==> flow/design.v <==
module TM_ALU (
    input  wire        clk,
    input  wire        reset,
    input  wire [7:0]  AvgTxLen,
    input  wire [7:0]  InstExed,
    input  wire [7:0]  CurTxLen,
    output wire [7:0]  AvgTxLen_new,
    output wire [7:0]  InstExed_new
);
    reg [15:0] mac_result;  
    reg [7:0]  inc_result;
    reg [15:0] mac_reg;     
    reg [7:0]  inc_reg;      
    reg [7:0]  AvgTxLen_reg;  
    always @(posedge clk) begin
        if (reset) begin
            mac_reg      <= 0;
            inc_reg      <= 0;
            AvgTxLen_reg <= 0;
        end else begin
            mac_result     <= AvgTxLen * InstExed;
            mac_reg      <= mac_result + CurTxLen;
            inc_result     <= InstExed + 1;
            inc_reg      <= inc_result;
            AvgTxLen_reg <= AvgTxLen;  
        end
    end
    reg [7:0] AvgTxLen_new_reg;
    always @(posedge clk) begin
        if (reset) begin
            AvgTxLen_new_reg <= 0;
        end else begin
            if (inc_reg == 0) begin  
                AvgTxLen_new_reg <= 0;
            end else begin
                AvgTxLen_new_reg <= mac_reg / inc_reg;
            end
        end
    end
    assign AvgTxLen_new  = AvgTxLen_new_reg;
    assign InstExed_new = (reset) ? 8'b0 : AvgTxLen_reg;  
endmodule
Ticket comment

[Reports on TM_ALU]
Module TM_ALU before and after one edit of its RTL, step after step.
Lines under "original" count in the file above, lines under "edited" in the edited file.
"difference" is "edited" less "original", of the values as shown; "rel. change" is that difference over "original", in percent.
Cell names lack the library's common part.
A cell with -- has no value.
Inputs
  top module: TM_ALU
  clock port: clk
  standard-cell library: sky130hd
  library corner: tt_025C_1v80

[Edit of the RTL]
The edit as a unified diff against the file above.
This change comes from a script, not from a designer. The edited design behaves differently; no optimisation was intended.
begin of diff
@@ -34,5 +34,5 @@
                 AvgTxLen_new_reg <= 0;
             end else begin
-                AvgTxLen_new_reg <= mac_reg / inc_reg;
+                AvgTxLen_new_reg <= mac_reg >> inc_reg;
             end
         end
end of diff

[Word-level counts]
Counts by Yosys on the flattened word-level netlist (proc, flatten, opt, wreduce; memories kept). Register bits leave out memories and registers merged into their read ports (data or address); mux counts leave out enables and synchronous resets folded into registers. Print and check cells are left out. Cells with the same type and inputs are merged into one.
Bit counts
  clocked read ports x word width: original 0, edited 0, difference 0
  ROM bits: original 0, edited 0, difference 0
  memory bits (writable): original 0, edited 0, difference 0
  memory cells: original 0, edited 0, difference 0
  input bits: original 26, edited 26, difference 0, rel. change 0.00%
  bits in latches: original 0, edited 0, difference 0
  bits in registers: original 64, edited 64, difference 0, rel. change 0.00%
  output and inout bits: original 16, edited 16, difference 0, rel. change 0.00%
Operators by class
  add/sub/neg operators: original 2, edited 2, difference 0, rel. change 0.00%
  multipliers: original 1, edited 1, difference 0, rel. change 0.00%
  bitwise operators: original 0, edited 0, difference 0
  multiplexer cells: original 1, edited 1, difference 0, rel. change 0.00%
  div/mod/pow operators: original 1, edited 0, difference -1, rel. change -100.00%
  equal/unequal tests: original 0, edited 0, difference 0
  reduce/logical cells: original 2, edited 2, difference 0, rel. change 0.00%
  $lt $le $gt $ge: original 0, edited 0, difference 0
  shifts and indexed selects: original 0, edited 1, difference +1
Operators by type and width
  16-bit by 8-bit divider with 16-bit output: original 1, edited 0, difference -1, rel. change -100.00%
  16-bit by 8-bit >> shifter with 8-bit output: original 0, edited 1, difference +1
Operator kinds equal on both sides are left out: 6.

[Longest topological paths]
Yosys ltp: most cells in a row. Word level: on the elaborated netlist, between registers, memories and ports. Mapped: between sequential cells and ports; inverters and the memories' decode and read muxes count.
Depth
  word-level depth: original 2, edited 2, difference 0, rel. change 0.00%
  ABC_AREA: original 0, edited 0
  depth in mapped cells: original 157, edited 16, difference -141, rel. change -89.81%
  gate-level depth less buffers: original 148, edited 15, difference -133, rel. change -89.86%

[Synthesis result]
Source: synth_stat.txt of the flow (Yosys; design flattened, memories mapped). It holds for the ABC_AREA given above (unset counts as 0); a run with the other value may have another netlist.
Synthesis totals
  synthesis area (sq um): original 9683.0, edited 5154.9, difference -4528.1, rel. change -46.76%
  mapped flip-flops: original 64, edited 64, difference 0, rel. change 0.00%
  area of sequential cells (sq um): original 1521.5, edited 1521.5, difference 0.0, rel. change 0.00%
  standard cells after synthesis: original 1161, edited 517, difference -644, rel. change -55.47%
  buffers: original 38, edited 17, difference -21, rel. change -55.26%
Cells by type
  ha_1: original 146, edited 45, difference -101, rel. change -69.18%
  nand2_1: original 91, edited 31, difference -60, rel. change -65.93%
  nor2_1: original 76, edited 27, difference -49, rel. change -64.47%
  o21a_1: original 52, edited 3, difference -49, rel. change -94.23%
  nor3_1: original 49, edited 5, difference -44, rel. change -89.80%
  a21oi_1: original 59, edited 20, difference -39, rel. change -66.10%
  o21ai_0: original 49, edited 12, difference -37, rel. change -75.51%
  inv_1: original 94, edited 62, difference -32, rel. change -34.04%
  clkbuf_1: original 34, edited 13, difference -21, rel. change -61.76%
  xor2_1: original 29, edited 8, difference -21, rel. change -72.41%
  a21o_1: original 23, edited 4, difference -19, rel. change -82.61%
  xnor2_1: original 33, edited 18, difference -15, rel. change -45.45%
  and2_1: original 37, edited 51, difference +14, rel. change +37.84%
  mux2_2: original 16, edited 3, difference -13, rel. change -81.25%
  o31ai_1: original 15, edited 2, difference -13, rel. change -86.67%
  nand3_1: original 19, edited 7, difference -12, rel. change -63.16%
  nand2b_1: original 15, edited 4, difference -11, rel. change -73.33%
  or2_2: original 11, edited 0, difference -11, rel. change -100.00%
Cell types equal on both sides are left out: 7.
The list need not be complete.

[Timing after synthesis]
Source: OpenSTA report_checks on the synthesized netlist (no wires, ideal clock, input and output delay 20% of the period each), path of least setup slack; recovery checks are left aside. Register names are those of the netlist, which keeps one name where synthesis merged equal registers.
Timing path post-synthesis
  kind: original reg2reg, edited in2out
  start point: original register inc_reg[7], edited input reset
  end point: original register AvgTxLen_new_reg[0], edited output InstExed_new[7]
  path buffers: original 10, edited 1, difference -9, rel. change -90.00%
  clock period (ns): original 30.0, edited 30.0, difference 0.0, rel. change 0.00%
  library setup time (ns): original 0.165
  path delay (ns): original 29.982, edited 0.384, difference -29.598, rel. change -98.72%
  output delay (ns): edited 6.000
  external input delay (ns): edited 6.000
  time at the first pin (ns): original 0.000, edited 6.000, difference +6.000
  slack (ns): original 0.018, edited 17.616, difference +17.598
  arrival (ns): original 29.817, edited 6.384, difference -23.433, rel. change -78.59%
  required time (ns): original 29.835, edited 24.000, difference -5.835, rel. change -19.56%
  stages: original 147, edited 2, difference -145, rel. change -98.64%
  period reached after synthesis (ns): original 29.982, edited 12.384, difference -17.598, rel. change -58.70%
"path delay" = arrival - input delay + setup time.
A path that ends at an output port has no setup time.
"stages" counts driving pins, that of a launching flip-flop among them; a cell with two outputs on the path counts twice.
"period reached after synthesis" = period - worst setup slack (recovery checks aside). The figure is calculated, with input and output delays left at 20% of the set period.
Between the ends stands the longest chain of elaborated cells between them, by number of cells; it is not shown to be the way that was timed. Of several equally long chains one is given.
A line is the first line of the expression or statement that the cell stems from. Yosys adds cells for indexed reads and writes and turns some case tables into memories.
A register here has more assigning lines than the two given.
Between the ends, post-synthesis, original
  cell sequence: dfxtp_1 > buf_6 > nor4_4 > nand3_2 > nor2_1 > a21oi_1 > a21oi_1 > ha_1 > or3_1 > and3_1 > a211o_1 > and2_1 > ha_1 > a21oi_1 > a2111o_1 > o221a_2 > or2_2 > ha_1 > [111 not listed] > a21o_1 > nor2b_1 > nand3_1 > or4_1 > buf_6 > mux2_4 > ha_1 > nor2b_1 > o21ai_0 > nand2b_1 > a21oi_1 > nor2b_1 > o21ai_0 > nand2b_1 > a21oi_1 > nand2_1 > a2111oi_0 > a41oi_1
  elaborated cells on any way between the ends: 3
Ends and longest elaborated chain, post-synthesis, original
  from (decl): line 13  | reg [7:0]  inc_reg;
  from (assign): line 18  | inc_reg      <= 0;
  from (assign): line 24  | inc_reg      <= inc_result;
  to (assign): line 31  | AvgTxLen_new_reg <= 0;
  to (assign): line 36  | AvgTxLen_new_reg <= mac_reg / inc_reg;
  to (decl): line 28  | reg [7:0] AvgTxLen_new_reg;
original: Chain of elaborated cells between the ends: none given.
Between the ends, post-synthesis, edited
  cell sequence: clkbuf_1 > nor2b_1
  length of the longest elaborated chain: 1
  elaborated cells on any way between the ends: 1
Ends and longest elaborated chain, post-synthesis, edited
  from (decl): line 3  | input  wire        reset,
  8-bit 2-to-1 mux: line 41  | assign InstExed_new = (reset) ? 8'b0 : AvgTxLen_reg;
  to (decl): line 8  | output wire [7:0]  InstExed_new

[Timing after layout]
Path of least setup slack in the final report of each run of pair 1 (OpenROAD, finished layout, wires in). Where an end is a register, its clock arrival counts in the times.
Timing path post-layout
  kind: original reg2reg, edited in2out
  start point: original register inc_reg[6], edited input reset
  end point: original register AvgTxLen_new_reg[0], edited output InstExed_new[1]
  required time (ns): original 30.22, edited 24.00, difference -6.22, rel. change -20.58%
  arrival (ns): original 28.67, edited 7.44, difference -21.23, rel. change -74.05%
  output delay (ns): edited 6.00
  external input delay (ns): edited 6.00
  path buffers: original 6, edited 3, difference -3, rel. change -50.00%
  library setup time (ns): original 0.13
  stages: original 145, edited 4, difference -141, rel. change -97.24%
  slack (ns): original 1.55, edited 16.56, difference +15.01
  time at the first pin (ns): original 0.34, edited 6.00, difference +5.66, rel. change +1664.71%
  clock period (ns): original 30.0, edited 30.0, difference 0.0, rel. change 0.00%
Between the ends stands the longest chain of elaborated cells between them, by number of cells; it is not shown to be the way that was timed. Of several equally long chains one is given.
A register here has more assigning lines than the two given.
Between the ends, post-layout, original
  cell sequence: dfxtp_2 > nor4_4 > nand3_2 > nor2_2 > a21oi_1 > a21oi_1 > ha_1 > or3_1 > and3_1 > a211o_1 > and2_1 > ha_4 > o211ai_1 > a2111o_1 > o221a_2 > or2_2 > ha_4 > o211ai_1 > [109 not listed] > a21o_1 > a21o_1 > nor2b_1 > nand3_1 > or4_4 > mux2_4 > ha_1 > nor2b_1 > o21ai_1 > nand2b_1 > a21oi_1 > nor2b_1 > o21ai_0 > nand2b_1 > a21oi_1 > nand2_1 > a2111oi_2 > a41oi_1
  elaborated cells on any way between the ends: 3
Ends and longest elaborated chain, post-layout, original
  from (decl): line 13  | reg [7:0]  inc_reg;
  from (assign): line 18  | inc_reg      <= 0;
  from (assign): line 24  | inc_reg      <= inc_result;
  to (assign): line 31  | AvgTxLen_new_reg <= 0;
  to (assign): line 36  | AvgTxLen_new_reg <= mac_reg / inc_reg;
  to (decl): line 28  | reg [7:0] AvgTxLen_new_reg;
original: Chain of elaborated cells between the ends: none given.
Between the ends, post-layout, edited
  cell sequence: clkdlybuf4s50_1 > buf_4 > nor2b_1 > clkdlybuf4s50_1
  length of the longest elaborated chain: 1
  elaborated cells on any way between the ends: 1
Ends and longest elaborated chain, post-layout, edited
  from (decl): line 3  | input  wire        reset,
  8-bit 2-to-1 mux: line 41  | assign InstExed_new = (reset) ? 8'b0 : AvgTxLen_reg;
  to (decl): line 8  | output wire [7:0]  InstExed_new

[Measured runs]
Runs of the flow (Yosys, OpenROAD) on both versions; the two runs of a pair have the same settings. The constraints put input and output delay at 20% of the set period each and load the outputs with 0.01 pF.
Flow settings, pair 1
  CORE_UTILIZATION: 40
  period_ns: 30.0
  CAP_MARGIN: 20
  CORE_MARGIN: 2
  SLEW_MARGIN: 20
Final reports, pair 1
  final utilization (%): original 48.8, edited 48.0, difference -0.8
  worst-case hold slack (ns): original 0.446, edited 0.442, difference -0.004
  clock period achieved (ns): original 28.454, edited 13.445, difference -15.009, rel. change -52.75%
  area inside the die boundary (sq um): original 25467.4, edited 13811.0, difference -11656.4, rel. change -45.77%
  sum of negative setup slack (ns): original 0.000, edited 0.000, difference 0.000
  setup slack of the worst path (ns): original 1.546, edited 16.555, difference +15.009
  netlist area reported by Yosys (sq um): original 9683.0, edited 5154.9, difference -4528.1, rel. change -46.76%
Flow settings, pair 2
  ABC_AREA: 1
  CORE_MARGIN: 9
  CORE_UTILIZATION: 41
  PLACE_DENSITY: 0.42
  SLEW_MARGIN: 25
  TNS_END_PERCENT: 45
  period_ns: 32.0
  CAP_MARGIN: 20
Final reports, pair 2
  final utilization (%): original 46.4, edited 48.4, difference +2.0
  worst-case hold slack (ns): original 0.451, edited 0.455, difference +0.004
  clock period achieved (ns): original 28.709, edited 14.227, difference -14.482, rel. change -50.44%
  area inside the die boundary (sq um): original 30209.9, edited 17764.9, difference -12445.0, rel. change -41.20%
  sum of negative setup slack (ns): original 0.000, edited 0.000, difference 0.000
  setup slack of the worst path (ns): original 3.291, edited 17.773, difference +14.482
  netlist area reported by Yosys (sq um): original 9953.3, edited 5449.0, difference -4504.3, rel. change -45.25%
By "clock period achieved" is meant the clock period of the run minus its worst setup slack. This is arithmetic on one report: input and output delays are still those of the set period (20% each).
